==> flow/design.v <==
`timescale 1ns / 1ps
module battleship(
input wire clk,
input wire rst,  
input wire ARDUINO_A0,    
input wire ARDUINO_A1,    
input wire ARDUINO_A2,    
input wire ARDUINO_A3,    
output reg ARDUINO_IO0,   
output reg ARDUINO_IO1,   
output reg ARDUINO_IO2,   
output reg ARDUINO_IO6,   
output reg ARDUINO_IO7,   
output reg ARDUINO_IO8,   
output reg ARDUINO_IO9,   
output reg ARDUINO_IO10,  
output reg ARDUINO_IO11,  
output reg ARDUINO_A4,  
output reg ARDUINO_A5,  
output reg PMOD1_D0_P,  
output reg PMOD1_D0_N,  
output reg PMOD1_D1_P,  
output reg PMOD1_D1_N,  
output reg PMOD1_D2_P,  
output reg PMOD1_D2_N,  
output reg PMOD2_D0_P,  
output reg PMOD2_D0_N,  
output reg PMOD2_D1_P,  
output reg PMOD2_D2_P,  
output reg PMOD2_D2_N,  
output reg PMOD2_D3_P,  
output reg ARDUINO_IO3,   
output reg ARDUINO_IO4,   
output reg ARDUINO_IO5    
);
reg makeBoards;
reg make2DArray;
reg [7:0] playerOneBoard [0:2][0:2];     
reg [1:0] a;  
reg [1:0] b;  
reg [7:0] playerOneSHIPSBoard [0:2][0:2];  
reg [1:0] c;  
reg [1:0] d;  
reg [2:0] numShipsP1;
reg [2:0] hitsP1;
reg [7:0] playerTwoBoard [0:2][0:2];  
reg [1:0] e;  
reg [1:0] f;  
reg [7:0] playerTwoSHIPSBoard [0:2][0:2];  
reg [1:0] g;  
reg [1:0] h;  
reg [2:0] numShipsP2;
reg [2:0] hitsP2;
reg [2:0] playerTurn;
integer i, j;  
reg [3:0] nineStates; 
reg [3:0] nineStates2;
reg [5:0] gameLogicState;
reg [2:0] inputRow;  
reg [2:0] inputCol;  
reg [26:0] customCounter;  
reg customClk; 
reg [26:0] oneSecondCounter;  
reg oneSecondClk; 
reg [1:0] turnOnFirstBoard;
reg [1:0] turnOnSecondBoard;
localparam [26:0] DISP_DIV = 27'd24;
localparam [26:0] GAME_DIV = 27'd1249;
wire customTick    = (customCounter == DISP_DIV) && (customClk == 1'b0);
wire oneSecondTick = (oneSecondCounter == GAME_DIV) && (oneSecondClk == 1'b0);
always@(posedge clk)
begin
if (rst)
    begin
        customClk <= 0;
        customCounter <= 0;
    end
else if (customCounter == DISP_DIV)  
    begin
        customClk <= ~customClk;  
        customCounter <= 0;  
    end
else
    begin
        customCounter <= customCounter + 1;  
    end
end
always@(posedge clk)
begin
if (rst)
    begin
        oneSecondClk <= 0;
        oneSecondCounter <= 0;
    end
else if (oneSecondCounter == GAME_DIV)  
    begin
        oneSecondClk <= ~oneSecondClk;  
        oneSecondCounter <= 0;  
    end
else
    begin
        oneSecondCounter <= oneSecondCounter + 1;  
    end
end
always @ (posedge clk)
begin
if (rst)
begin
    gameLogicState = 0;
    inputRow = 0;
    inputCol = 0;
    numShipsP1 = 0;
    hitsP1 = 0;
    numShipsP2 = 0;
    hitsP2 = 0;
    playerTurn = 1;
    turnOnFirstBoard <= 0;
    turnOnSecondBoard <= 0;
    ARDUINO_A4 = 0;
    ARDUINO_A5 = 0;
end
else if (oneSecondTick)
begin
case (gameLogicState) 
0:  
begin
    for (i = 0; i < 3; i = i + 1) begin
        for (j = 0; j < 3; j = j + 1) begin
            playerOneBoard[i][j] <= 1;
            playerOneSHIPSBoard[i][j] <= 1;
            playerTwoBoard[i][j] <= 1;
            playerTwoSHIPSBoard[i][j] <= 1;
        end
    end
    gameLogicState = gameLogicState + 1;
end
1:  
begin
    ARDUINO_A4 = 1;
    ARDUINO_A5 = 0;
    if (ARDUINO_A0 == 0) 
    begin
        if(ARDUINO_A1 == 0)  
        begin
            inputRow = 0;
        end
        else if(ARDUINO_A2 == 0)  
        begin
            inputRow = 1;
        end
        else if(ARDUINO_A3 == 0)  
        begin
            inputRow = 2;
        end
        gameLogicState = gameLogicState + 1;  
   end 
end
2:  
begin
    ARDUINO_A4 = 0;
    ARDUINO_A5 = 1;
    if (ARDUINO_A0 == 0) 
    begin
        if(ARDUINO_A1 == 0 )  
        begin
            inputCol = 0;
        end
        else if(ARDUINO_A2 == 0)  
        begin
            inputCol = 1;
        end
        else if(ARDUINO_A3 == 0)  
        begin
            inputCol = 2;
        end
        gameLogicState = gameLogicState + 1;  
   end 
end
3:  
begin
    playerOneSHIPSBoard[inputRow][inputCol] <= 2;
    numShipsP1 = numShipsP1 + 1;
    if (numShipsP1 == 2) 
    begin
        gameLogicState = 4;  
    end
    else
    begin
        gameLogicState = 1;  
    end
end
4:  
begin
    ARDUINO_A4 = 1;
    ARDUINO_A5 = 0;
    if (ARDUINO_A0 == 0) 
    begin
        if(ARDUINO_A1 == 0)  
        begin
            inputRow = 0;
        end
        else if(ARDUINO_A2 == 0)  
        begin
            inputRow = 1;
        end
        else if(ARDUINO_A3 == 0)  
        begin
            inputRow = 2;
        end
        gameLogicState = gameLogicState + 1;  
   end 
end
5:  
begin
    ARDUINO_A4 = 0;
    ARDUINO_A5 = 1;
    if (ARDUINO_A0 == 0) 
    begin
        if(ARDUINO_A1 == 0 )  
        begin
            inputCol = 0;
        end
        else if(ARDUINO_A2 == 0)  
        begin
            inputCol = 1;
        end
        else if(ARDUINO_A3 == 0)  
        begin
            inputCol = 2;
        end
        gameLogicState = gameLogicState + 1;  
   end 
end
6:  
begin
    if(inputCol == 2)
    begin
        playerOneSHIPSBoard[inputRow][inputCol-1] <= 2;
        playerOneSHIPSBoard[inputRow][inputCol] <= 2;
    end
    else if (inputCol == 1 || inputCol == 0)
    begin
        playerOneSHIPSBoard[inputRow][inputCol] <= 2;
        playerOneSHIPSBoard[inputRow][inputCol+1] <= 2;
    end
    else
    begin
    end
    gameLogicState = 7;
end
7:  
begin
    ARDUINO_A4 = 1;
    ARDUINO_A5 = 0;
    if (ARDUINO_A0 == 0) 
    begin
        if(ARDUINO_A1 == 0)  
        begin
            inputRow = 0;
        end
        else if(ARDUINO_A2 == 0)  
        begin
            inputRow = 1;
        end
        else if(ARDUINO_A3 == 0)  
        begin
            inputRow = 2;
        end
        gameLogicState = gameLogicState + 1;  
   end 
end
8:  
begin
    ARDUINO_A4 = 0;
    ARDUINO_A5 = 1;
    if (ARDUINO_A0 == 0) 
    begin
        if(ARDUINO_A1 == 0 )  
        begin
            inputCol = 0;
        end
        else if(ARDUINO_A2 == 0)  
        begin
            inputCol = 1;
        end
        else if(ARDUINO_A3 == 0)  
        begin
            inputCol = 2;
        end
        gameLogicState = gameLogicState + 1;  
   end 
end
9:  
begin
    playerTwoSHIPSBoard[inputRow][inputCol] <= 2;
    numShipsP2 = numShipsP2 + 1;
    if (numShipsP2 == 2) 
    begin
        gameLogicState = 10;  
    end
    else
    begin
        gameLogicState = 7;  
    end
end
10:  
begin
    ARDUINO_A4 = 1;
    ARDUINO_A5 = 0;
    if (ARDUINO_A0 == 0) 
    begin
        if(ARDUINO_A1 == 0)  
        begin
            inputRow = 0;
        end
        else if(ARDUINO_A2 == 0)  
        begin
            inputRow = 1;
        end
        else if(ARDUINO_A3 == 0)  
        begin
            inputRow = 2;
        end
        gameLogicState = gameLogicState + 1;  
   end 
end
11:  
begin
    ARDUINO_A4 = 0;
    ARDUINO_A5 = 1;
    if (ARDUINO_A0 == 0) 
    begin
        if(ARDUINO_A1 == 0 )  
        begin
            inputCol = 0;
        end
        else if(ARDUINO_A2 == 0)  
        begin
            inputCol = 1;
        end
        else if(ARDUINO_A3 == 0)  
        begin
            inputCol = 2;
        end
        gameLogicState = gameLogicState + 1;  
   end 
end
12:  
begin
    if(inputCol == 2)
    begin
        playerTwoSHIPSBoard[inputRow][inputCol-1] <= 2;
        playerTwoSHIPSBoard[inputRow][inputCol] <= 2;
    end
    else if (inputCol == 1 || inputCol == 0)
    begin
        playerTwoSHIPSBoard[inputRow][inputCol] <= 2;
        playerTwoSHIPSBoard[inputRow][inputCol+1] <= 2;
    end
    else
    begin
    end
    turnOnFirstBoard <= 1;
    turnOnSecondBoard <= 1;
    gameLogicState = 13;
end
13:  
begin
    ARDUINO_A4 = 1;
    ARDUINO_A5 = 0;
    if (ARDUINO_A0 == 0) 
    begin
        if(ARDUINO_A1 == 0)  
        begin
            inputRow = 0;
        end
        else if(ARDUINO_A2 == 0)  
        begin
            inputRow = 1;
        end
        else if(ARDUINO_A3 == 0)  
        begin
            inputRow = 2;
        end
        gameLogicState = gameLogicState + 1;  
   end 
end
14:  
begin
    ARDUINO_A4 = 0;
    ARDUINO_A5 = 1;
    if (ARDUINO_A0 == 0) 
    begin
        if(ARDUINO_A1 == 0 )  
        begin
            inputCol = 0;
        end
        else if(ARDUINO_A2 == 0)  
        begin
            inputCol = 1;
        end
        else if(ARDUINO_A3 == 0)  
        begin
            inputCol = 2;
        end
        gameLogicState = gameLogicState + 1;  
   end 
end
15:  
begin
    if (playerTurn == 1)
    begin
        if (playerOneSHIPSBoard[inputRow][inputCol] == 2 )
        begin
            playerOneBoard[inputRow][inputCol] <= 2; 
            playerTurn = 2;
            hitsP2 = hitsP2 + 1;
        end
        else 
        begin
            playerOneBoard[inputRow][inputCol] <= 3;
            playerTurn = 2;
        end
    end  
    else
    begin
     if (playerTwoSHIPSBoard[inputRow][inputCol] == 2 )
       begin
           playerTwoBoard[inputRow][inputCol] <= 2;
           playerTurn = 1;
           hitsP1 = hitsP1 + 1;
       end
       else 
       begin
           playerTwoBoard[inputRow][inputCol] <= 3;
           playerTurn = 1;
       end
    end
    if(hitsP2 == 4)
    begin
        turnOnFirstBoard <= 0;
        gameLogicState = 16;  
    end
    else if ( hitsP1 == 4)
    begin
        turnOnSecondBoard <= 0;
        gameLogicState = 16;  
    end
    else
    begin
        gameLogicState = 13;  
    end
end
16: 
begin
   ARDUINO_A4 = 0;
   ARDUINO_A5 = 0;
   if (ARDUINO_A1 == 0 && ARDUINO_A3 == 0 && ARDUINO_A2 == 0)
   begin
       a = 0;
       b = 0;
       c = 0;
       d = 0;
       e = 0;
       f = 0;
       g = 0;
       hitsP1 = 0;
       hitsP2 = 0;
       playerTurn = 1;
       turnOnFirstBoard <= 0;
       turnOnSecondBoard <= 0;
       gameLogicState = 0;
   end
end
default:
begin
end
endcase
end  
end  
always @ (posedge clk)
begin
if (rst)
begin
    nineStates <= 1;
    ARDUINO_IO0 = 0; ARDUINO_IO1 = 0; ARDUINO_IO2 = 0;
    ARDUINO_IO3 = 1; ARDUINO_IO4 = 1; ARDUINO_IO5 = 1;
    ARDUINO_IO6 = 0; ARDUINO_IO7 = 0; ARDUINO_IO8 = 0;
    ARDUINO_IO9 = 0; ARDUINO_IO10 = 0; ARDUINO_IO11 = 0;
end
else if (customTick)
begin
if (turnOnFirstBoard == 1)
begin
case (nineStates)
1:    
begin
    if (playerOneBoard[0][0] == 1)  
    begin
        ARDUINO_IO0 = 1;  
        ARDUINO_IO1 = 0;  
        ARDUINO_IO2 = 0;  
        ARDUINO_IO9 = 0;  
        ARDUINO_IO10 = 0;  
        ARDUINO_IO11 = 0;  
        ARDUINO_IO6 = 0;  
        ARDUINO_IO7 = 0;  
        ARDUINO_IO8 = 0;  
        ARDUINO_IO3 = 0;  
        ARDUINO_IO4 = 1; 
        ARDUINO_IO5 = 1;
    end
    else if ( playerOneBoard[0][0] == 3)
    begin
        ARDUINO_IO0 = 0;  
        ARDUINO_IO1 = 0;  
        ARDUINO_IO2 = 0;  
        ARDUINO_IO9 = 1;  
        ARDUINO_IO10 = 0;  
        ARDUINO_IO11 = 0;  
        ARDUINO_IO6 = 0;  
        ARDUINO_IO7 = 0;  
        ARDUINO_IO8 = 0;  
        ARDUINO_IO3 = 0;  
        ARDUINO_IO4 = 1; 
        ARDUINO_IO5 = 1;
    end
    else if ( playerOneBoard[0][0] == 2)
    begin
        ARDUINO_IO0 = 0;  
        ARDUINO_IO1 = 0;  
        ARDUINO_IO2 = 0;  
        ARDUINO_IO9 = 0;  
        ARDUINO_IO10 = 0;  
        ARDUINO_IO11 = 0;  
        ARDUINO_IO6 = 1;  
        ARDUINO_IO7 = 0;  
        ARDUINO_IO8 = 0;  
        ARDUINO_IO3 = 0;  
        ARDUINO_IO4 = 1; 
        ARDUINO_IO5 = 1;
    end
    else  
    begin
        ARDUINO_IO0 = 0;  
        ARDUINO_IO1 = 0;  
        ARDUINO_IO2 = 0;  
        ARDUINO_IO9 = 0;  
        ARDUINO_IO10 = 0;  
        ARDUINO_IO11 = 0;  
        ARDUINO_IO6 = 0;  
        ARDUINO_IO7 = 0;  
        ARDUINO_IO8 = 0;  
        ARDUINO_IO3 = 1;  
        ARDUINO_IO4 = 1; 
        ARDUINO_IO5 = 1;
       end
end
2:  
begin
    if (playerOneBoard[0][1] == 1)  
    begin
        ARDUINO_IO0 = 0;  
        ARDUINO_IO1 = 1;  
        ARDUINO_IO2 = 0;  
        ARDUINO_IO9 = 0;  
        ARDUINO_IO10 = 0;  
        ARDUINO_IO11 = 0;  
        ARDUINO_IO6 = 0;  
        ARDUINO_IO7 = 0;  
        ARDUINO_IO8 = 0;  
        ARDUINO_IO3 = 0;  
        ARDUINO_IO4 = 1; 
        ARDUINO_IO5 = 1;
    end
    else if ( playerOneBoard[0][1] == 2)
    begin
        ARDUINO_IO0 = 0;  
        ARDUINO_IO1 = 0;  
        ARDUINO_IO2 = 0;  
        ARDUINO_IO9 = 0;  
        ARDUINO_IO10 = 0;  
        ARDUINO_IO11 = 0;  
        ARDUINO_IO6 = 0;  
        ARDUINO_IO7 = 1;  
        ARDUINO_IO8 = 0;  
        ARDUINO_IO3 = 0;  
        ARDUINO_IO4 = 1; 
        ARDUINO_IO5 = 1;
    end
    else if ( playerOneBoard[0][1] == 3)
    begin
        ARDUINO_IO0 = 0;  
        ARDUINO_IO1 = 0;  
        ARDUINO_IO2 = 0;  
        ARDUINO_IO9 = 0;  
        ARDUINO_IO10 = 1;  
        ARDUINO_IO11 = 0;  
        ARDUINO_IO6 = 0;  
        ARDUINO_IO7 = 0;  
        ARDUINO_IO8 = 0;  
        ARDUINO_IO3 = 0;  
        ARDUINO_IO4 = 1; 
        ARDUINO_IO5 = 1;
    end
    else  
    begin
        ARDUINO_IO0 = 0;  
        ARDUINO_IO1 = 0;  
        ARDUINO_IO2 = 0;  
        ARDUINO_IO9 = 0;  
        ARDUINO_IO10 = 0;  
        ARDUINO_IO11 = 0;  
        ARDUINO_IO6 = 0;  
        ARDUINO_IO7 = 0;  
        ARDUINO_IO8 = 0;  
        ARDUINO_IO3 = 1;  
        ARDUINO_IO4 = 1; 
        ARDUINO_IO5 = 1;
       end
end
3:  
begin
    if (playerOneBoard[0][2] == 1)  
    begin
        ARDUINO_IO0 = 0;  
        ARDUINO_IO1 = 0;  
        ARDUINO_IO2 = 1;  
        ARDUINO_IO9 = 0;  
        ARDUINO_IO10 = 0;  
        ARDUINO_IO11 = 0;  
        ARDUINO_IO6 = 0;  
        ARDUINO_IO7 = 0;  
        ARDUINO_IO8 = 0;  
        ARDUINO_IO3 = 0;  
        ARDUINO_IO4 = 1; 
        ARDUINO_IO5 = 1;
    end
    else if ( playerOneBoard[0][2] == 2)
    begin
        ARDUINO_IO0 = 0;  
        ARDUINO_IO1 = 0;  
        ARDUINO_IO2 = 0;  
        ARDUINO_IO9 = 0;  
        ARDUINO_IO10 = 0;  
        ARDUINO_IO11 = 0;  
        ARDUINO_IO6 = 0;  
        ARDUINO_IO7 = 0;  
        ARDUINO_IO8 = 1;  
        ARDUINO_IO3 = 0;  
        ARDUINO_IO4 = 1; 
        ARDUINO_IO5 = 1;
    end
    else if ( playerOneBoard[0][2] == 3)
    begin
        ARDUINO_IO0 = 0;  
        ARDUINO_IO1 = 0;  
        ARDUINO_IO2 = 0;  
        ARDUINO_IO9 = 0;  
        ARDUINO_IO10 = 0;  
        ARDUINO_IO11 = 1;  
        ARDUINO_IO6 = 0;  
        ARDUINO_IO7 = 0;  
        ARDUINO_IO8 = 0;  
        ARDUINO_IO3 = 0;  
        ARDUINO_IO4 = 1; 
        ARDUINO_IO5 = 1;
    end
    else  
    begin
        ARDUINO_IO0 = 0;  
        ARDUINO_IO1 = 0;  
        ARDUINO_IO2 = 0;  
        ARDUINO_IO9 = 0;  
        ARDUINO_IO10 = 0;  
        ARDUINO_IO11 = 0;  
        ARDUINO_IO6 = 0;  
        ARDUINO_IO7 = 0;  
        ARDUINO_IO8 = 0;  
        ARDUINO_IO3 = 1;  
        ARDUINO_IO4 = 1; 
        ARDUINO_IO5 = 1;
       end
end
4:  
begin
    if (playerOneBoard[1][0] == 1)  
    begin
        ARDUINO_IO0 = 1;  
        ARDUINO_IO1 = 0;  
        ARDUINO_IO2 = 0;  
        ARDUINO_IO9 = 0;  
        ARDUINO_IO10 = 0;  
        ARDUINO_IO11 = 0;  
        ARDUINO_IO6 = 0;  
        ARDUINO_IO7 = 0;  
        ARDUINO_IO8 = 0;  
        ARDUINO_IO3 = 1;  
        ARDUINO_IO4 = 0; 
        ARDUINO_IO5 = 1;
    end
    else if ( playerOneBoard[1][0] == 2)
    begin
        ARDUINO_IO0 = 0;  
        ARDUINO_IO1 = 0;  
        ARDUINO_IO2 = 0;  
        ARDUINO_IO9 = 0;  
        ARDUINO_IO10 = 0;  
        ARDUINO_IO11 = 0;  
        ARDUINO_IO6 = 1;  
        ARDUINO_IO7 = 0;  
        ARDUINO_IO8 = 0;  
        ARDUINO_IO3 = 1; 
        ARDUINO_IO4 = 0; 
        ARDUINO_IO5 = 1;
    end
    else if ( playerOneBoard[1][0] == 3)
    begin
        ARDUINO_IO0 = 0;  
        ARDUINO_IO1 = 0;  
        ARDUINO_IO2 = 0;  
        ARDUINO_IO9 = 1;  
        ARDUINO_IO10 = 0;  
        ARDUINO_IO11 = 0;  
        ARDUINO_IO6 = 0;  
        ARDUINO_IO7 = 0;  
        ARDUINO_IO8 = 0;  
        ARDUINO_IO3 = 1; 
        ARDUINO_IO4 = 0;  
        ARDUINO_IO5 = 1;
    end
    else  
    begin
        ARDUINO_IO0 = 0;  
        ARDUINO_IO1 = 0;  
        ARDUINO_IO2 = 0;  
        ARDUINO_IO9 = 0;  
        ARDUINO_IO10 = 0;  
        ARDUINO_IO11 = 0;  
        ARDUINO_IO6 = 0;  
        ARDUINO_IO7 = 0;  
        ARDUINO_IO8 = 0;  
        ARDUINO_IO3 = 1;  
        ARDUINO_IO4 = 1; 
        ARDUINO_IO5 = 1;
       end
end
5:  
begin
    if (playerOneBoard[1][1] == 1)  
    begin
        ARDUINO_IO0 = 0;  
        ARDUINO_IO1 = 1;  
        ARDUINO_IO2 = 0;  
        ARDUINO_IO9 = 0;  
        ARDUINO_IO10 = 0;  
        ARDUINO_IO11 = 0;  
        ARDUINO_IO6 = 0;  
        ARDUINO_IO7 = 0;  
        ARDUINO_IO8 = 0;  
        ARDUINO_IO3 = 1; 
        ARDUINO_IO4 = 0;  
        ARDUINO_IO5 = 1;
    end
    else if ( playerOneBoard[1][1] == 2)
    begin
        ARDUINO_IO0 = 0;  
        ARDUINO_IO1 = 0;  
        ARDUINO_IO2 = 0;  
        ARDUINO_IO9 = 0;  
        ARDUINO_IO10 = 0;  
        ARDUINO_IO11 = 0;  
        ARDUINO_IO6 = 0;  
        ARDUINO_IO7 = 1;  
        ARDUINO_IO8 = 0;  
        ARDUINO_IO3 = 1; 
        ARDUINO_IO4 = 0; 
        ARDUINO_IO5 = 1;
    end
    else if ( playerOneBoard[1][1] == 3)
    begin
        ARDUINO_IO0 = 0;  
        ARDUINO_IO1 = 0;  
        ARDUINO_IO2 = 0;  
        ARDUINO_IO9 = 0;  
        ARDUINO_IO10 = 1;  
        ARDUINO_IO11 = 0;  
        ARDUINO_IO6 = 0;  
        ARDUINO_IO7 = 0;  
        ARDUINO_IO8 = 0;  
        ARDUINO_IO3 = 1; 
        ARDUINO_IO4 = 0;  
        ARDUINO_IO5 = 1;
    end
    else  
    begin
        ARDUINO_IO0 = 0;  
        ARDUINO_IO1 = 0;  
        ARDUINO_IO2 = 0;  
        ARDUINO_IO9 = 0;  
        ARDUINO_IO10 = 0;  
        ARDUINO_IO11 = 0;  
        ARDUINO_IO6 = 0;  
        ARDUINO_IO7 = 0;  
        ARDUINO_IO8 = 0;  
        ARDUINO_IO3 = 1;  
        ARDUINO_IO4 = 1; 
        ARDUINO_IO5 = 1;
       end
end
6:  
begin
    if (playerOneBoard[1][2] == 1)  
    begin
        ARDUINO_IO0 = 0;  
        ARDUINO_IO1 = 0;  
        ARDUINO_IO2 = 1;  
        ARDUINO_IO9 = 0;  
        ARDUINO_IO10 = 0;  
        ARDUINO_IO11 = 0;  
        ARDUINO_IO6 = 0;  
        ARDUINO_IO7 = 0;  
        ARDUINO_IO8 = 0;  
        ARDUINO_IO3 = 1; 
        ARDUINO_IO4 = 0;  
        ARDUINO_IO5 = 1;
    end
    else if ( playerOneBoard[1][2] == 2)
    begin
        ARDUINO_IO0 = 0;  
        ARDUINO_IO1 = 0;  
        ARDUINO_IO2 = 0;  
        ARDUINO_IO9 = 0;  
        ARDUINO_IO10 = 0;  
        ARDUINO_IO11 = 0;  
        ARDUINO_IO6 = 0;  
        ARDUINO_IO7 = 0;  
        ARDUINO_IO8 = 1;  
        ARDUINO_IO3 = 1;  
        ARDUINO_IO4 = 0; 
        ARDUINO_IO5 = 1;
    end
    else if ( playerOneBoard[1][2] == 3)
    begin
        ARDUINO_IO0 = 0;  
        ARDUINO_IO1 = 0;  
        ARDUINO_IO2 = 0;  
        ARDUINO_IO9 = 0;  
        ARDUINO_IO10 = 0;  
        ARDUINO_IO11 = 1;  
        ARDUINO_IO6 = 0;  
        ARDUINO_IO7 = 0;  
        ARDUINO_IO8 = 0;  
        ARDUINO_IO3 = 1; 
        ARDUINO_IO4 = 0;  
        ARDUINO_IO5 = 1;
    end
    else  
    begin
        ARDUINO_IO0 = 0;  
        ARDUINO_IO1 = 0;  
        ARDUINO_IO2 = 0;  
        ARDUINO_IO9 = 0;  
        ARDUINO_IO10 = 0;  
        ARDUINO_IO11 = 0;  
        ARDUINO_IO6 = 0;  
        ARDUINO_IO7 = 0;  
        ARDUINO_IO8 = 0;  
        ARDUINO_IO3 = 1;  
        ARDUINO_IO4 = 1; 
        ARDUINO_IO5 = 1;
       end
end
7:  
begin
    if (playerOneBoard[2][0] == 1)  
    begin
        ARDUINO_IO0 = 1;  
        ARDUINO_IO1 = 0;  
        ARDUINO_IO2 = 0;  
        ARDUINO_IO9 = 0;  
        ARDUINO_IO10 = 0;  
        ARDUINO_IO11 = 0;  
        ARDUINO_IO6 = 0;  
        ARDUINO_IO7 = 0;  
        ARDUINO_IO8 = 0;  
        ARDUINO_IO3 = 1; 
        ARDUINO_IO4 = 1; 
        ARDUINO_IO5 = 0;  
    end
    else if ( playerOneBoard[2][0] == 2)
    begin
        ARDUINO_IO0 = 0;  
        ARDUINO_IO1 = 0;  
        ARDUINO_IO2 = 0;  
        ARDUINO_IO9 = 0;  
        ARDUINO_IO10 = 0;  
        ARDUINO_IO11 = 0;  
        ARDUINO_IO6 = 1;  
        ARDUINO_IO7 = 0;  
        ARDUINO_IO8 = 0;  
        ARDUINO_IO3 = 1; 
        ARDUINO_IO4 = 1; 
        ARDUINO_IO5 = 0;
    end
    else if ( playerOneBoard[2][0] == 3)
    begin
        ARDUINO_IO0 = 0;  
        ARDUINO_IO1 = 0;  
        ARDUINO_IO2 = 0;  
        ARDUINO_IO9 = 1;  
        ARDUINO_IO10 = 0;  
        ARDUINO_IO11 = 0;  
        ARDUINO_IO6 = 0;  
        ARDUINO_IO7 = 0;  
        ARDUINO_IO8 = 0;  
        ARDUINO_IO3 = 1; 
        ARDUINO_IO4 = 1; 
        ARDUINO_IO5 = 0;  
    end
    else  
    begin
        ARDUINO_IO0 = 0;  
        ARDUINO_IO1 = 0;  
        ARDUINO_IO2 = 0;  
        ARDUINO_IO9 = 0;  
        ARDUINO_IO10 = 0;  
        ARDUINO_IO11 = 0;  
        ARDUINO_IO6 = 0;  
        ARDUINO_IO7 = 0;  
        ARDUINO_IO8 = 0;  
        ARDUINO_IO3 = 1;  
        ARDUINO_IO4 = 1; 
        ARDUINO_IO5 = 1;
       end
end
8:  
begin
    if (playerOneBoard[2][1] == 1)  
    begin
        ARDUINO_IO0 = 0;  
        ARDUINO_IO1 = 1;  
        ARDUINO_IO2 = 0;  
        ARDUINO_IO9 = 0;  
        ARDUINO_IO10 = 0;  
        ARDUINO_IO11 = 0;  
        ARDUINO_IO6 = 0;  
        ARDUINO_IO7 = 0;  
        ARDUINO_IO8 = 0;  
        ARDUINO_IO3 = 1; 
        ARDUINO_IO4 = 1; 
        ARDUINO_IO5 = 0;  
    end
    else if ( playerOneBoard[2][1] == 2)
    begin
        ARDUINO_IO0 = 0;  
        ARDUINO_IO1 = 0;  
        ARDUINO_IO2 = 0;  
        ARDUINO_IO9 = 0;  
        ARDUINO_IO10 = 0;  
        ARDUINO_IO11 = 0;  
        ARDUINO_IO6 = 0;  
        ARDUINO_IO7 = 1;  
        ARDUINO_IO8 = 0;  
        ARDUINO_IO3 = 1; 
        ARDUINO_IO4 = 1; 
        ARDUINO_IO5 = 0;
    end
    else if ( playerOneBoard[2][1] == 3)
    begin
        ARDUINO_IO0 = 0;  
        ARDUINO_IO1 = 0;  
        ARDUINO_IO2 = 0;  
        ARDUINO_IO9 = 0;  
        ARDUINO_IO10 = 1;  
        ARDUINO_IO11 = 0;  
        ARDUINO_IO6 = 0;  
        ARDUINO_IO7 = 0;  
        ARDUINO_IO8 = 0;  
        ARDUINO_IO3 = 1; 
        ARDUINO_IO4 = 1; 
        ARDUINO_IO5 = 0;  
    end
    else  
    begin
        ARDUINO_IO0 = 0;  
        ARDUINO_IO1 = 0;  
        ARDUINO_IO2 = 0;  
        ARDUINO_IO9 = 0;  
        ARDUINO_IO10 = 0;  
        ARDUINO_IO11 = 0;  
        ARDUINO_IO6 = 0;  
        ARDUINO_IO7 = 0;  
        ARDUINO_IO8 = 0;  
        ARDUINO_IO3 = 1;  
        ARDUINO_IO4 = 1; 
        ARDUINO_IO5 = 1;
       end
end
9:  
begin
    if (playerOneBoard[2][2] == 1)  
    begin
        ARDUINO_IO0 = 0;  
        ARDUINO_IO1 = 0;  
        ARDUINO_IO2 = 1;  
        ARDUINO_IO9 = 0;  
        ARDUINO_IO10 = 0;  
        ARDUINO_IO11 = 0;  
        ARDUINO_IO6 = 0;  
        ARDUINO_IO7 = 0;  
        ARDUINO_IO8 = 0;  
        ARDUINO_IO3 = 1; 
        ARDUINO_IO4 = 1; 
        ARDUINO_IO5 = 0;  
    end
    else if ( playerOneBoard[2][2] == 2)
    begin
        ARDUINO_IO0 = 0;  
        ARDUINO_IO1 = 0;  
        ARDUINO_IO2 = 0;  
        ARDUINO_IO9 = 0;  
        ARDUINO_IO10 = 0;  
        ARDUINO_IO11 = 0;  
        ARDUINO_IO6 = 0;  
        ARDUINO_IO7 = 0;  
        ARDUINO_IO8 = 1;  
        ARDUINO_IO3 = 1; 
        ARDUINO_IO4 = 1; 
        ARDUINO_IO5 = 0;
    end
    else if ( playerOneBoard[2][2] == 3)
    begin
        ARDUINO_IO0 = 0;  
        ARDUINO_IO1 = 0;  
        ARDUINO_IO2 = 0;  
        ARDUINO_IO9 = 0;  
        ARDUINO_IO10 = 0;  
        ARDUINO_IO11 = 1;  
        ARDUINO_IO6 = 0;  
        ARDUINO_IO7 = 0;  
        ARDUINO_IO8 = 0;  
        ARDUINO_IO3 = 1; 
        ARDUINO_IO4 = 1; 
        ARDUINO_IO5 = 0;  
    end
    else  
    begin
        ARDUINO_IO0 = 0;  
        ARDUINO_IO1 = 0;  
        ARDUINO_IO2 = 0;  
        ARDUINO_IO9 = 0;  
        ARDUINO_IO10 = 0;  
        ARDUINO_IO11 = 0;  
        ARDUINO_IO6 = 0;  
        ARDUINO_IO7 = 0;  
        ARDUINO_IO8 = 0;  
        ARDUINO_IO3 = 1;  
        ARDUINO_IO4 = 1; 
        ARDUINO_IO5 = 1;
       end
end
default:  
begin
    ARDUINO_IO0 = 0;    
    ARDUINO_IO1 = 0;    
    ARDUINO_IO2 = 0;     
    ARDUINO_IO3 = 1;    
    ARDUINO_IO4 = 1;   
    ARDUINO_IO5 = 1;    
    ARDUINO_IO9 = 0;  
    ARDUINO_IO10 = 0;  
    ARDUINO_IO11 = 0;  
    ARDUINO_IO6 = 0;  
    ARDUINO_IO7 = 0;  
    ARDUINO_IO8 = 0;  
end
endcase
end  
nineStates <= nineStates + 1;
if (nineStates >= 10 )
begin
    nineStates <= 1;
end
end  
end  
always @ (posedge clk)
begin
if (rst)
begin
    nineStates2 <= 1;
    PMOD1_D0_P = 0; PMOD1_D0_N = 0; PMOD1_D1_P = 0;
    PMOD1_D1_N = 0; PMOD1_D2_P = 0; PMOD1_D2_N = 0;
    PMOD2_D0_P = 0; PMOD2_D0_N = 0; PMOD2_D1_P = 0;
    PMOD2_D2_P = 1; PMOD2_D2_N = 1; PMOD2_D3_P = 1;
end
else if (customTick)
begin
if (turnOnSecondBoard == 1)
begin
case (nineStates2)
1:    
begin
    if (playerTwoBoard[0][0] == 1)  
    begin
        PMOD1_D1_N = 1;  
        PMOD1_D2_P = 0;  
        PMOD1_D2_N = 0;  
        PMOD1_D0_P = 0;  
        PMOD1_D0_N = 0;  
        PMOD1_D1_P = 0;  
        PMOD2_D0_P = 0;  
        PMOD2_D0_N = 0;  
        PMOD2_D1_P = 0;  
        PMOD2_D2_P = 0;  
        PMOD2_D2_N = 1; 
        PMOD2_D3_P = 1;
    end
    else if ( playerTwoBoard[0][0] == 3)
    begin
        PMOD1_D1_N = 0;  
        PMOD1_D2_P = 0;  
        PMOD1_D2_N = 0;  
        PMOD1_D0_P = 1;  
        PMOD1_D0_N = 0;  
        PMOD1_D1_P = 0;  
        PMOD2_D0_P = 0;  
        PMOD2_D0_N = 0;  
        PMOD2_D1_P = 0;  
        PMOD2_D2_P = 0;  
        PMOD2_D2_N = 1; 
        PMOD2_D3_P = 1;
    end
    else if ( playerTwoBoard[0][0] == 2)
    begin
        PMOD1_D1_N = 0;  
        PMOD1_D2_P = 0;  
        PMOD1_D2_N = 0;  
        PMOD1_D0_P = 0;  
        PMOD1_D0_N = 0;  
        PMOD1_D1_P = 0;  
        PMOD2_D0_P = 1;  
        PMOD2_D0_N = 0;  
        PMOD2_D1_P = 0;  
        PMOD2_D2_P = 0;  
        PMOD2_D2_N = 1; 
        PMOD2_D3_P = 1;
    end
    else  
    begin
        PMOD1_D1_N = 0;  
        PMOD1_D2_P = 0;  
        PMOD1_D2_N = 0;  
        PMOD1_D0_P = 0;  
        PMOD1_D0_N = 0;  
        PMOD1_D1_P = 0;  
        PMOD2_D0_P = 0;  
        PMOD2_D0_N = 0;  
        PMOD2_D1_P = 0;  
        PMOD2_D2_P = 1;  
        PMOD2_D2_N = 1; 
        PMOD2_D3_P = 1;
       end
end
2:  
begin
    if (playerTwoBoard[0][1] == 1)  
    begin
        PMOD1_D1_N = 0;  
        PMOD1_D2_P = 1;  
        PMOD1_D2_N = 0;  
        PMOD1_D0_P = 0;  
        PMOD1_D0_N = 0;  
        PMOD1_D1_P = 0;  
        PMOD2_D0_P = 0;  
        PMOD2_D0_N = 0;  
        PMOD2_D1_P = 0;  
        PMOD2_D2_P = 0;  
        PMOD2_D2_N = 1; 
        PMOD2_D3_P = 1;
    end
    else if ( playerTwoBoard[0][1] == 2)
    begin
        PMOD1_D1_N = 0;  
        PMOD1_D2_P = 0;  
        PMOD1_D2_N = 0;  
        PMOD1_D0_P = 0;  
        PMOD1_D0_N = 0;  
        PMOD1_D1_P = 0;  
        PMOD2_D0_P = 0;  
        PMOD2_D0_N = 1;  
        PMOD2_D1_P = 0;  
        PMOD2_D2_P = 0;  
        PMOD2_D2_N = 1; 
        PMOD2_D3_P = 1;
    end
    else if ( playerTwoBoard[0][1] == 3)
    begin
        PMOD1_D1_N = 0;  
        PMOD1_D2_P = 0;  
        PMOD1_D2_N = 0;  
        PMOD1_D0_P = 0;  
        PMOD1_D0_N = 1;  
        PMOD1_D1_P = 0;  
        PMOD2_D0_P = 0;  
        PMOD2_D0_N = 0;  
        PMOD2_D1_P = 0;  
        PMOD2_D2_P = 0;  
        PMOD2_D2_N = 1; 
        PMOD2_D3_P = 1;
    end
    else  
    begin
        PMOD1_D1_N = 0;  
        PMOD1_D2_P = 0;  
        PMOD1_D2_N = 0;  
        PMOD1_D0_P = 0;  
        PMOD1_D0_N = 0;  
        PMOD1_D1_P = 0;  
        PMOD2_D0_P = 0;  
        PMOD2_D0_N = 0;  
        PMOD2_D1_P = 0;  
        PMOD2_D2_P = 1;  
        PMOD2_D2_N = 1; 
        PMOD2_D3_P = 1;
       end
end
3:  
begin
    if (playerTwoBoard[0][2] == 1)  
    begin
        PMOD1_D1_N = 0;  
        PMOD1_D2_P = 0;  
        PMOD1_D2_N = 1;  
        PMOD1_D0_P = 0;  
        PMOD1_D0_N = 0;  
        PMOD1_D1_P = 0;  
        PMOD2_D0_P = 0;  
        PMOD2_D0_N = 0;  
        PMOD2_D1_P = 0;  
        PMOD2_D2_P = 0;  
        PMOD2_D2_N = 1; 
        PMOD2_D3_P = 1;
    end
    else if ( playerTwoBoard[0][2] == 2)
    begin
        PMOD1_D1_N = 0;  
        PMOD1_D2_P = 0;  
        PMOD1_D2_N = 0;  
        PMOD1_D0_P = 0;  
        PMOD1_D0_N = 0;  
        PMOD1_D1_P = 0;  
        PMOD2_D0_P = 0;  
        PMOD2_D0_N = 0;  
        PMOD2_D1_P = 1;  
        PMOD2_D2_P = 0;  
        PMOD2_D2_N = 1; 
        PMOD2_D3_P = 1;
    end
    else if ( playerTwoBoard[0][2] == 3)
    begin
        PMOD1_D1_N = 0;  
        PMOD1_D2_P = 0;  
        PMOD1_D2_N = 0;  
        PMOD1_D0_P = 0;  
        PMOD1_D0_N = 0;  
        PMOD1_D1_P = 1;  
        PMOD2_D0_P = 0;  
        PMOD2_D0_N = 0;  
        PMOD2_D1_P = 0;  
        PMOD2_D2_P = 0;  
        PMOD2_D2_N = 1; 
        PMOD2_D3_P = 1;
    end
    else  
    begin
        PMOD1_D1_N = 0;  
        PMOD1_D2_P = 0;  
        PMOD1_D2_N = 0;  
        PMOD1_D0_P = 0;  
        PMOD1_D0_N = 0;  
        PMOD1_D1_P = 0;  
        PMOD2_D0_P = 0;  
        PMOD2_D0_N = 0;  
        PMOD2_D1_P = 0;  
       PMOD2_D2_P = 1;  
       PMOD2_D2_N = 1; 
       PMOD2_D3_P = 1;
       end
end
4:  
begin
    if (playerTwoBoard[1][0] == 1)  
    begin
        PMOD1_D1_N = 1;  
        PMOD1_D2_P = 0;  
        PMOD1_D2_N = 0;  
        PMOD1_D0_P = 0;  
        PMOD1_D0_N = 0;  
        PMOD1_D1_P = 0;  
        PMOD2_D0_P = 0;  
        PMOD2_D0_N = 0;  
        PMOD2_D1_P = 0;  
        PMOD2_D2_P = 1;  
        PMOD2_D2_N = 0; 
        PMOD2_D3_P = 1;
    end
    else if ( playerTwoBoard[1][0] == 2)
    begin
        PMOD1_D1_N = 0;  
        PMOD1_D2_P = 0;  
        PMOD1_D2_N = 0;  
        PMOD1_D0_P = 0;  
        PMOD1_D0_N = 0;  
        PMOD1_D1_P = 0;  
        PMOD2_D0_P = 1;  
        PMOD2_D0_N = 0;  
        PMOD2_D1_P = 0;  
        PMOD2_D2_P = 1;  
        PMOD2_D2_N = 0; 
        PMOD2_D3_P = 1;
    end
    else if ( playerTwoBoard[1][0] == 3)
    begin
        PMOD1_D1_N = 0;  
        PMOD1_D2_P = 0;  
        PMOD1_D2_N = 0;  
        PMOD1_D0_P = 1;  
        PMOD1_D0_N = 0;  
        PMOD1_D1_P = 0;  
        PMOD2_D0_P = 0;  
        PMOD2_D0_N = 0;  
        PMOD2_D1_P = 0;  
        PMOD2_D2_P = 1;  
        PMOD2_D2_N = 0; 
        PMOD2_D3_P = 1;
    end
    else  
    begin
        PMOD1_D1_N = 0;  
        PMOD1_D2_P = 0;  
        PMOD1_D2_N = 0;  
        PMOD1_D0_P = 0;  
        PMOD1_D0_N = 0;  
        PMOD1_D1_P = 0;  
        PMOD2_D0_P = 0;  
        PMOD2_D0_N = 0;  
        PMOD2_D1_P = 0;  
        PMOD2_D2_P = 1;  
        PMOD2_D2_N = 1; 
        PMOD2_D3_P = 1;
       end
end
5:  
begin
    if (playerTwoBoard[1][1] == 1)  
    begin
        PMOD1_D1_N = 0;  
        PMOD1_D2_P = 1;  
        PMOD1_D2_N = 0;  
        PMOD1_D0_P = 0;  
        PMOD1_D0_N = 0;  
        PMOD1_D1_P = 0;  
        PMOD2_D0_P = 0;  
        PMOD2_D0_N = 0;  
        PMOD2_D1_P = 0;  
        PMOD2_D2_P = 1;  
        PMOD2_D2_N = 0; 
        PMOD2_D3_P = 1;
    end
    else if ( playerTwoBoard[1][1] == 2)
    begin
        PMOD1_D1_N = 0;  
        PMOD1_D2_P = 0;  
        PMOD1_D2_N = 0;  
        PMOD1_D0_P = 0;  
        PMOD1_D0_N = 0;  
        PMOD1_D1_P = 0;  
        PMOD2_D0_P = 0;  
        PMOD2_D0_N = 1;  
        PMOD2_D1_P = 0;  
        PMOD2_D2_P = 1;  
        PMOD2_D2_N = 0; 
        PMOD2_D3_P = 1;
    end
    else if ( playerTwoBoard[1][1] == 3)
    begin
        PMOD1_D1_N = 0;  
        PMOD1_D2_P = 0;  
        PMOD1_D2_N = 0;  
        PMOD1_D0_P = 0;  
        PMOD1_D0_N = 1;  
        PMOD1_D1_P = 0;  
        PMOD2_D0_P = 0;  
        PMOD2_D0_N = 0;  
        PMOD2_D1_P = 0;  
        PMOD2_D2_P = 1;  
        PMOD2_D2_N = 0; 
        PMOD2_D3_P = 1;
    end
    else  
    begin
        PMOD1_D1_N = 0;  
        PMOD1_D2_P = 0;  
        PMOD1_D2_N = 0;  
        PMOD1_D0_P = 0;  
        PMOD1_D0_N = 0;  
        PMOD1_D1_P = 0;  
        PMOD2_D0_P = 0;  
        PMOD2_D0_N = 0;  
        PMOD2_D1_P = 0;  
        PMOD2_D2_P = 1; 
        PMOD2_D2_N = 1; 
        PMOD2_D3_P = 1;
       end
end
6:  
begin
    if (playerTwoBoard[1][2] == 1)  
    begin
        PMOD1_D1_N = 0;  
        PMOD1_D2_P = 0;  
        PMOD1_D2_N = 1;  
        PMOD1_D0_P = 0;  
        PMOD1_D0_N = 0;  
        PMOD1_D1_P = 0;  
        PMOD2_D0_P = 0;  
        PMOD2_D0_N = 0;  
        PMOD2_D1_P = 0;  
        PMOD2_D2_P = 1;  
        PMOD2_D2_N = 0; 
        PMOD2_D3_P = 1;
    end
    else if ( playerTwoBoard[1][2] == 2)
    begin
        PMOD1_D1_N = 0;  
        PMOD1_D2_P = 0;  
        PMOD1_D2_N = 0;  
        PMOD1_D0_P = 0;  
        PMOD1_D0_N = 0;  
        PMOD1_D1_P = 0;  
        PMOD2_D0_P = 0;  
        PMOD2_D0_N = 0;  
        PMOD2_D1_P = 1;  
        PMOD2_D2_P = 1;  
        PMOD2_D2_N = 0; 
        PMOD2_D3_P = 1;
    end
    else if ( playerTwoBoard[1][2] == 3)
    begin
        PMOD1_D1_N = 0;  
        PMOD1_D2_P = 0;  
        PMOD1_D2_N = 0;  
        PMOD1_D0_P = 0;  
        PMOD1_D0_N = 0;  
        PMOD1_D1_P = 1;  
        PMOD2_D0_P = 0;  
        PMOD2_D0_N = 0;  
        PMOD2_D1_P = 0;  
        PMOD2_D2_P = 1;  
        PMOD2_D2_N = 0; 
        PMOD2_D3_P = 1;
    end
    else  
    begin
        PMOD1_D1_N = 0;  
        PMOD1_D2_P = 0;  
        PMOD1_D2_N = 0;  
        PMOD1_D0_P = 0;  
        PMOD1_D0_N = 0;  
        PMOD1_D1_P = 0;  
        PMOD2_D0_P = 0;  
        PMOD2_D0_N = 0;  
        PMOD2_D1_P = 0;  
        PMOD2_D2_P = 1;  
        PMOD2_D2_N = 1; 
        PMOD2_D3_P = 1;
       end
end
7:  
begin
    if (playerTwoBoard[2][0] == 1)  
    begin
        PMOD1_D1_N = 1;  
        PMOD1_D2_P = 0;  
        PMOD1_D2_N = 0;  
        PMOD1_D0_P = 0;  
        PMOD1_D0_N = 0;  
        PMOD1_D1_P = 0;  
        PMOD2_D0_P = 0;  
        PMOD2_D0_N = 0;  
        PMOD2_D1_P = 0;  
        PMOD2_D2_P = 1;  
        PMOD2_D2_N = 1; 
        PMOD2_D3_P = 0; 
    end
    else if ( playerTwoBoard[2][0] == 2)
    begin
        PMOD1_D1_N = 0;  
        PMOD1_D2_P = 0;  
        PMOD1_D2_N = 0;  
        PMOD1_D0_P = 0;  
        PMOD1_D0_N = 0;  
        PMOD1_D1_P = 0;  
        PMOD2_D0_P = 1;  
        PMOD2_D0_N = 0;  
        PMOD2_D1_P = 0;  
        PMOD2_D2_P = 1;  
        PMOD2_D2_N = 1; 
        PMOD2_D3_P = 0;
    end
    else if ( playerTwoBoard[2][0] == 3)
    begin
        PMOD1_D1_N = 0;  
        PMOD1_D2_P = 0;  
        PMOD1_D2_N = 0;  
        PMOD1_D0_P = 1;  
        PMOD1_D0_N = 0;  
        PMOD1_D1_P = 0;  
        PMOD2_D0_P = 0;  
        PMOD2_D0_N = 0;  
        PMOD2_D1_P = 0;  
        PMOD2_D2_P = 1;  
        PMOD2_D2_N = 1; 
        PMOD2_D3_P = 0;
    end
    else  
    begin
        PMOD1_D1_N = 0;  
        PMOD1_D2_P = 0;  
        PMOD1_D2_N = 0;  
        PMOD1_D0_P = 0;  
        PMOD1_D0_N = 0;  
        PMOD1_D1_P = 0;  
        PMOD2_D0_P = 0;  
        PMOD2_D0_N = 0;  
        PMOD2_D1_P = 0;  
        PMOD2_D2_P = 1;  
        PMOD2_D2_N = 1; 
        PMOD2_D3_P = 1;
       end
end
8:  
begin
    if (playerTwoBoard[2][1] == 1)  
    begin
        PMOD1_D1_N = 0;  
        PMOD1_D2_P = 1;  
        PMOD1_D2_N = 0;  
        PMOD1_D0_P = 0;  
        PMOD1_D0_N = 0;  
        PMOD1_D1_P = 0;  
        PMOD2_D0_P = 0;  
        PMOD2_D0_N = 0;  
        PMOD2_D1_P = 0;  
        PMOD2_D2_P = 1;  
        PMOD2_D2_N = 1; 
        PMOD2_D3_P = 0;
    end
    else if ( playerTwoBoard[2][1] == 2)
    begin
        PMOD1_D1_N = 0;  
        PMOD1_D2_P = 0;  
        PMOD1_D2_N = 0;  
        PMOD1_D0_P = 0;  
        PMOD1_D0_N = 0;  
        PMOD1_D1_P = 0;  
        PMOD2_D0_P = 0;  
        PMOD2_D0_N = 1;  
        PMOD2_D1_P = 0;  
        PMOD2_D2_P = 1;  
        PMOD2_D2_N = 1; 
        PMOD2_D3_P = 0;
    end
    else if ( playerTwoBoard[2][1] == 3)
    begin
        PMOD1_D1_N = 0;  
        PMOD1_D2_P = 0;  
        PMOD1_D2_N = 0;  
        PMOD1_D0_P = 0;  
        PMOD1_D0_N = 1;  
        PMOD1_D1_P = 0;  
        PMOD2_D0_P = 0;  
        PMOD2_D0_N = 0;  
        PMOD2_D1_P = 0;  
        PMOD2_D2_P = 1;  
        PMOD2_D2_N = 1; 
        PMOD2_D3_P = 0;
    end
    else  
    begin
        PMOD1_D1_N = 0;  
        PMOD1_D2_P = 0;  
        PMOD1_D2_N = 0;  
        PMOD1_D0_P = 0;  
        PMOD1_D0_N = 0;  
        PMOD1_D1_P = 0;  
        PMOD2_D0_P = 0;  
        PMOD2_D0_N = 0;  
        PMOD2_D1_P = 0;  
        PMOD2_D2_P = 1;  
        PMOD2_D2_N = 1; 
        PMOD2_D3_P = 1;
       end
end
9:  
begin
    if (playerTwoBoard[2][2] == 1)  
    begin
        PMOD1_D1_N = 0;  
        PMOD1_D2_P = 0;  
        PMOD1_D2_N = 1;  
        PMOD1_D0_P = 0;  
        PMOD1_D0_N = 0;  
        PMOD1_D1_P = 0;  
        PMOD2_D0_P = 0;  
        PMOD2_D0_N = 0;  
        PMOD2_D1_P = 0;  
        PMOD2_D2_P = 1;  
        PMOD2_D2_N = 1; 
        PMOD2_D3_P = 0;
    end
    else if ( playerTwoBoard[2][2] == 2)
    begin
        PMOD1_D1_N = 0;  
        PMOD1_D2_P = 0;  
        PMOD1_D2_N = 0;  
        PMOD1_D0_P = 0;  
        PMOD1_D0_N = 0;  
        PMOD1_D1_P = 0;  
        PMOD2_D0_P = 0;  
        PMOD2_D0_N = 0;  
        PMOD2_D1_P = 1;  
        PMOD2_D2_P = 1;  
        PMOD2_D2_N = 1; 
        PMOD2_D3_P = 0;
    end
    else if ( playerTwoBoard[2][2] == 3)
    begin
        PMOD1_D1_N = 0;  
        PMOD1_D2_P = 0;  
        PMOD1_D2_N = 0;  
        PMOD1_D0_P = 0;  
        PMOD1_D0_N = 0;  
        PMOD1_D1_P = 1;  
        PMOD2_D0_P = 0;  
        PMOD2_D0_N = 0;  
        PMOD2_D1_P = 0;  
        PMOD2_D2_P = 1;  
        PMOD2_D2_N = 1; 
        PMOD2_D3_P = 0;
    end
    else  
    begin
        PMOD1_D1_N = 0;  
        PMOD1_D2_P = 0;  
        PMOD1_D2_N = 0;  
        PMOD1_D0_P = 0;  
        PMOD1_D0_N = 0;  
        PMOD1_D1_P = 0;  
        PMOD2_D0_P = 0;  
        PMOD2_D0_N = 0;  
        PMOD2_D1_P = 0;  
        PMOD2_D2_P = 1;  
        PMOD2_D2_N = 1; 
        PMOD2_D3_P = 0;
       end
end
default:  
begin
    PMOD1_D1_N = 0;  
    PMOD1_D2_P = 0;  
    PMOD1_D2_N = 0;  
    PMOD2_D2_P = 1;  
    PMOD2_D2_N = 1;  
    PMOD2_D3_P = 1;  
    PMOD1_D0_P = 0;  
    PMOD1_D0_N = 0;  
    PMOD1_D1_P = 0;  
    PMOD2_D0_P = 0;  
    PMOD2_D0_N = 0;  
    PMOD2_D1_P = 0;  
end
endcase
end
nineStates2 <= nineStates2 + 1;
if (nineStates2 >= 10 )
begin
    nineStates2 <= 1;
end
end  
end  
endmodule 
* From RTL to reports: battleship *
Tool output for the design above, in the order of the flow.
Lines are those of the file above, counted from 1.
The mark n/a stands for no value.

design
  top module = battleship
  clock port = clk
  standard-cell library = sky130hd
  timing corner = tt_025C_1v80

* After elaboration *
Counts by Yosys on the flattened word-level netlist (proc, flatten, opt, wreduce; memories kept). Register bits leave out memories and registers merged into their read ports (data or address). Print and check cells are left out. Cells with the same type and inputs are merged into one.
Memory sizes are those after Yosys's memory passes, which may raise the word count (mostly to a power of two), join words into wider ones and drop unused or constant bits.

storage and ports
  memories kept = 4
  input bits = 6
  RAM bits = 128
  output and inout port bits = 26
  register bits after elaboration = 121

memories
  memory               words  width  RTL line  RTL
  playerOneBoard       16     2      38        reg [7:0] playerOneBoard [0:2][0:2];
  playerOneSHIPSBoard  16     2      41        reg [7:0] playerOneSHIPSBoard [0:2][0:2];
  playerTwoBoard       16     2      46        reg [7:0] playerTwoBoard [0:2][0:2];
  playerTwoSHIPSBoard  16     2      49        reg [7:0] playerTwoSHIPSBoard [0:2][0:2];

operators by class
  multiply operators = 1
  equal/unequal tests = 107
  add/subtract/negate cells = 14
  bitwise operators = 12
  reduce/logical cells = 33
  $lt $le $gt $ge = 2
  multiplexer cells = 290

operator list
  operator                                        count
  equality test 8 x 2 -> 1 bit with constant B    38
  2-to-1 mux 1 bit                                205
  equality test 8 x 1 -> 1 bit with constant B    18
  2-to-1 mux 4 bit                                20
  parallel mux 1 bit (select 3 bit)               24
  adder 27 x 1 -> 27 bit with constant B          2
  equality test 6 x 4 -> 1 bit with constant B    8
  parallel mux 6 bit (select 8 bit)               1
  2-to-1 mux 3 bit                                16
  equality test 4 x 3 -> 1 bit with constant B    8
  equality test 27 x 11 -> 1 bit with constant B  1
  equality test 27 x 5 -> 1 bit with constant B   1
  2-to-1 mux 2 bit                                13
  equality test 6 x 3 -> 1 bit with constant B    4
  parallel mux 3 bit (select 2 bit)               3
  equality test 4 x 2 -> 1 bit with constant B    4
  equality test 4 bit with constant B             4
  AND reduction 4 bit                             4
  AND reduction 2 bit                             6
  adder 3 x 1 -> 3 bit with constant B            4
  equality test 6 x 2 -> 1 bit with constant B    2
  OR reduction 6 bit                              2
  parallel mux 2 bit (select 3 bit)               2
  2-to-1 mux 6 bit                                2
  OR reduction 10 bit                             1
  != test 2 bit with constant B                   5
  OR reduction 5 bit                              2
  2-to-1 mux 5 bit                                2

Other operator kinds: 29; their cells: 57.

* Depth *
Depth = most cells in a row (Yosys ltp): at word level without a register or memory, in the mapped netlist without a sequential cell, where the memories' decode and read muxes count.

logic depth
  word-level depth = 10
  ABC_AREA = 0
  depth in mapped cells = 14
  depth with buffers taken out = 14

* Synthesis result *
Source: synth_stat.txt of the flow (Yosys; design flattened, memories mapped). It holds for the ABC_AREA given above (unset counts as 0); a run with the other value may have another netlist.

cell types
  cell type                  count  area in all (um^2)
  sky130_fd_sc_hd__dfxtp_1   170    3.4E+03
  sky130_fd_sc_hd__nor2_1    163    611.837
  sky130_fd_sc_hd__nand2_1   151    566.794
  sky130_fd_sc_hd__edfxtp_1  18     540.518
  sky130_fd_sc_hd__ha_1      30     375.36
  sky130_fd_sc_hd__xor2_1    38     332.819
  sky130_fd_sc_hd__o21ai_0   56     280.269
  sky130_fd_sc_hd__a21oi_1   53     265.254
  sky130_fd_sc_hd__xnor2_1   29     253.994
  sky130_fd_sc_hd__nand3_1   48     240.23
  sky130_fd_sc_hd__nand4_1   28     175.168
  sky130_fd_sc_hd__inv_1     41     153.898
  sky130_fd_sc_hd__clkbuf_1  40     150.144
  sky130_fd_sc_hd__mux2i_1   15     150.144
  sky130_fd_sc_hd__nor3_1    30     150.144
  sky130_fd_sc_hd__or3_1     18     112.608
  sky130_fd_sc_hd__a221o_1   11     110.106
  sky130_fd_sc_hd__o22ai_1   16     100.096

Not listed: further types 59, cells in them 210.

synthesis totals
  mapped area = 9644.2 um^2
  buffers = 54
  area of sequential cells = 3943.8 um^2
  mapped cells = 1165
  mapped flip-flops = 188

* Timing after synthesis *
Source: OpenSTA report_checks on the synthesized netlist (no wires, ideal clock, input and output delay 20% of the period each), path of least setup slack; recovery checks are left aside. Register names are those of the netlist, which keeps one name where synthesis merged equal registers.

path post-synthesis
  path type = flip-flop to flip-flop
  start point = register inputRow
  end point = memory playerTwoSHIPSBoard
  setup time = 0.121 ns
  buffers on the path = 0
  arrival = 3.377 ns
  period = 5.0 ns
  driving pins on the path = 14
  time at the first pin = 0.000 ns
  path slack = 1.501 ns
  delay of the path = 3.498 ns
  period reached after synthesis = 3.499 ns

"delay of the path" is the arrival time less input delay plus setup time.
"driving pins on the path": output pins that drive a net of the path, with the launching flip-flop's if there is one; two outputs of one cell count as two.
"period reached after synthesis" = period - worst setup slack (recovery checks aside). The figure is calculated, with input and output delays left at 20% of the set period.
Where an end lacks its bit number, it is one bit of the signal, or one of the new flip-flops if synthesis recoded a state register.
A register here has more assigning lines than the two given.

between the ends, post-synthesis
  cell sequence = sky130_fd_sc_hd__dfxtp_1 -> sky130_fd_sc_hd__inv_1 -> sky130_fd_sc_hd__fa_1 -> sky130_fd_sc_hd__ha_1 -> sky130_fd_sc_hd__inv_1 -> sky130_fd_sc_hd__fa_1 -> sky130_fd_sc_hd__xor2_1 -> sky130_fd_sc_hd__and3_1 -> sky130_fd_sc_hd__a311o_1 -> sky130_fd_sc_hd__a2111oi_4 -> sky130_fd_sc_hd__and3_4 -> sky130_fd_sc_hd__nand2b_4 -> sky130_fd_sc_hd__o32ai_2 -> sky130_fd_sc_hd__nor2_1

ends and longest elaborated chain, post-synthesis
  item             RTL line  RTL
  start, declared  59        reg [2:0] inputRow;
  start, assigned  110       inputRow = 0;
  start, assigned  145       inputRow = 0;
  end, declared    49        reg [7:0] playerTwoSHIPSBoard [0:2][0:2];

No chain of elaborated cells between the ends is given.

* Worst path after layout *
From the final timing report of run 1: the path of least setup slack in the routed layout; clock arrival at registers is part of the times.

path after layout
  path type = flip-flop to flip-flop
  start point = register inputRow
  end point = register gameLogicState[3]
  driving pins on the path = 13
  buffers on the path = 1
  arrival = 4.26 ns
  path slack = 0.43 ns
  period = 4.35 ns
  time at the first pin = 0.44 ns
  setup time = 0.10 ns

Where an end lacks its bit number, it is one bit of the signal, or one of the new flip-flops if synthesis recoded a state register.
A register here has more assigning lines than the two given.

between the ends, after layout
  cell sequence = sky130_fd_sc_hd__dfxtp_1 -> sky130_fd_sc_hd__inv_1 -> sky130_fd_sc_hd__ha_1 -> sky130_fd_sc_hd__fa_1 -> sky130_fd_sc_hd__nor2b_1 -> sky130_fd_sc_hd__nand3b_1 -> sky130_fd_sc_hd__and3_1 -> sky130_fd_sc_hd__o221ai_1 -> sky130_fd_sc_hd__buf_4 -> sky130_fd_sc_hd__nor2b_1 -> sky130_fd_sc_hd__a2bb2oi_1 -> sky130_fd_sc_hd__a21oi_1 -> sky130_fd_sc_hd__o41ai_1

ends and longest elaborated chain, after layout
  item             RTL line  RTL
  start, declared  59        reg [2:0] inputRow;
  start, assigned  110       inputRow = 0;
  start, assigned  145       inputRow = 0;
  end, assigned    135       gameLogicState = gameLogicState + 1;
  end, assigned    155       gameLogicState = gameLogicState + 1;
  end, declared    58        reg [5:0] gameLogicState;

No chain of elaborated cells between the ends is given.

==> results <==
Record of 3 stored runs of the RTL-to-layout flow on battleship, platform sky130hd. The runs are unordered. Constraints: input delay and output delay 20% of the set period each, output load 0.01 pF.
"achieved clock period (ns)": clock period set for the run, less the worst setup slack. It is reckoned from that one timing run; input and output delays stay at 20% of the period that was set.

settings of run 1
{
  "CORE_UTILIZATION": 71,
  "period_ns": 4.35,
  "CAP_MARGIN": 20,
  "CORE_MARGIN": 2,
  "SLEW_MARGIN": 20
}
report of run 1
yosys chip area after synthesis (um^2): 9644.2
finish__design__die__area: 14532.3
finish__design__instance__area__stdcell: 10645.2
finish__timing__setup__ws: 0.428
finish__timing__setup__tns: 0.000
finish__timing__hold__ws: 0.455
achieved clock period (ns): 3.922

settings of run 2
{
  "CAP_MARGIN": 40,
  "CELL_PAD_IN_SITES_DETAIL_PLACEMENT": 1,
  "CELL_PAD_IN_SITES_GLOBAL_PLACEMENT": 0,
  "CORE_ASPECT_RATIO": 0.9,
  "CORE_MARGIN": 5,
  "CORE_UTILIZATION": 33,
  "PLACE_DENSITY_LB_ADDON": 0.15,
  "SETUP_SLACK_MARGIN": 0.3,
  "period_ns": 4.66,
  "SLEW_MARGIN": 20
}
report of run 2
yosys chip area after synthesis (um^2): 9644.2
finish__design__die__area: 32748.6
finish__design__instance__area__stdcell: 10938.0
finish__timing__setup__ws: 0.696
finish__timing__setup__tns: 0.000
finish__timing__hold__ws: 0.455
achieved clock period (ns): 3.964

settings of run 3
{
  "ABC_AREA": 1,
  "CELL_PAD_IN_SITES_GLOBAL_PLACEMENT": 3,
  "CORE_ASPECT_RATIO": 0.83,
  "CORE_MARGIN": 7,
  "CORE_UTILIZATION": 42,
  "GPL_ROUTABILITY_DRIVEN": 0,
  "GPL_TIMING_DRIVEN": 0,
  "MIN_ROUTING_LAYER": "met1",
  "PLACE_DENSITY": 0.4,
  "SLEW_MARGIN": 35,
  "TNS_END_PERCENT": 35,
  "period_ns": 4.3,
  "CAP_MARGIN": 20
}
report of run 3: did not finish, place, GPL-0301
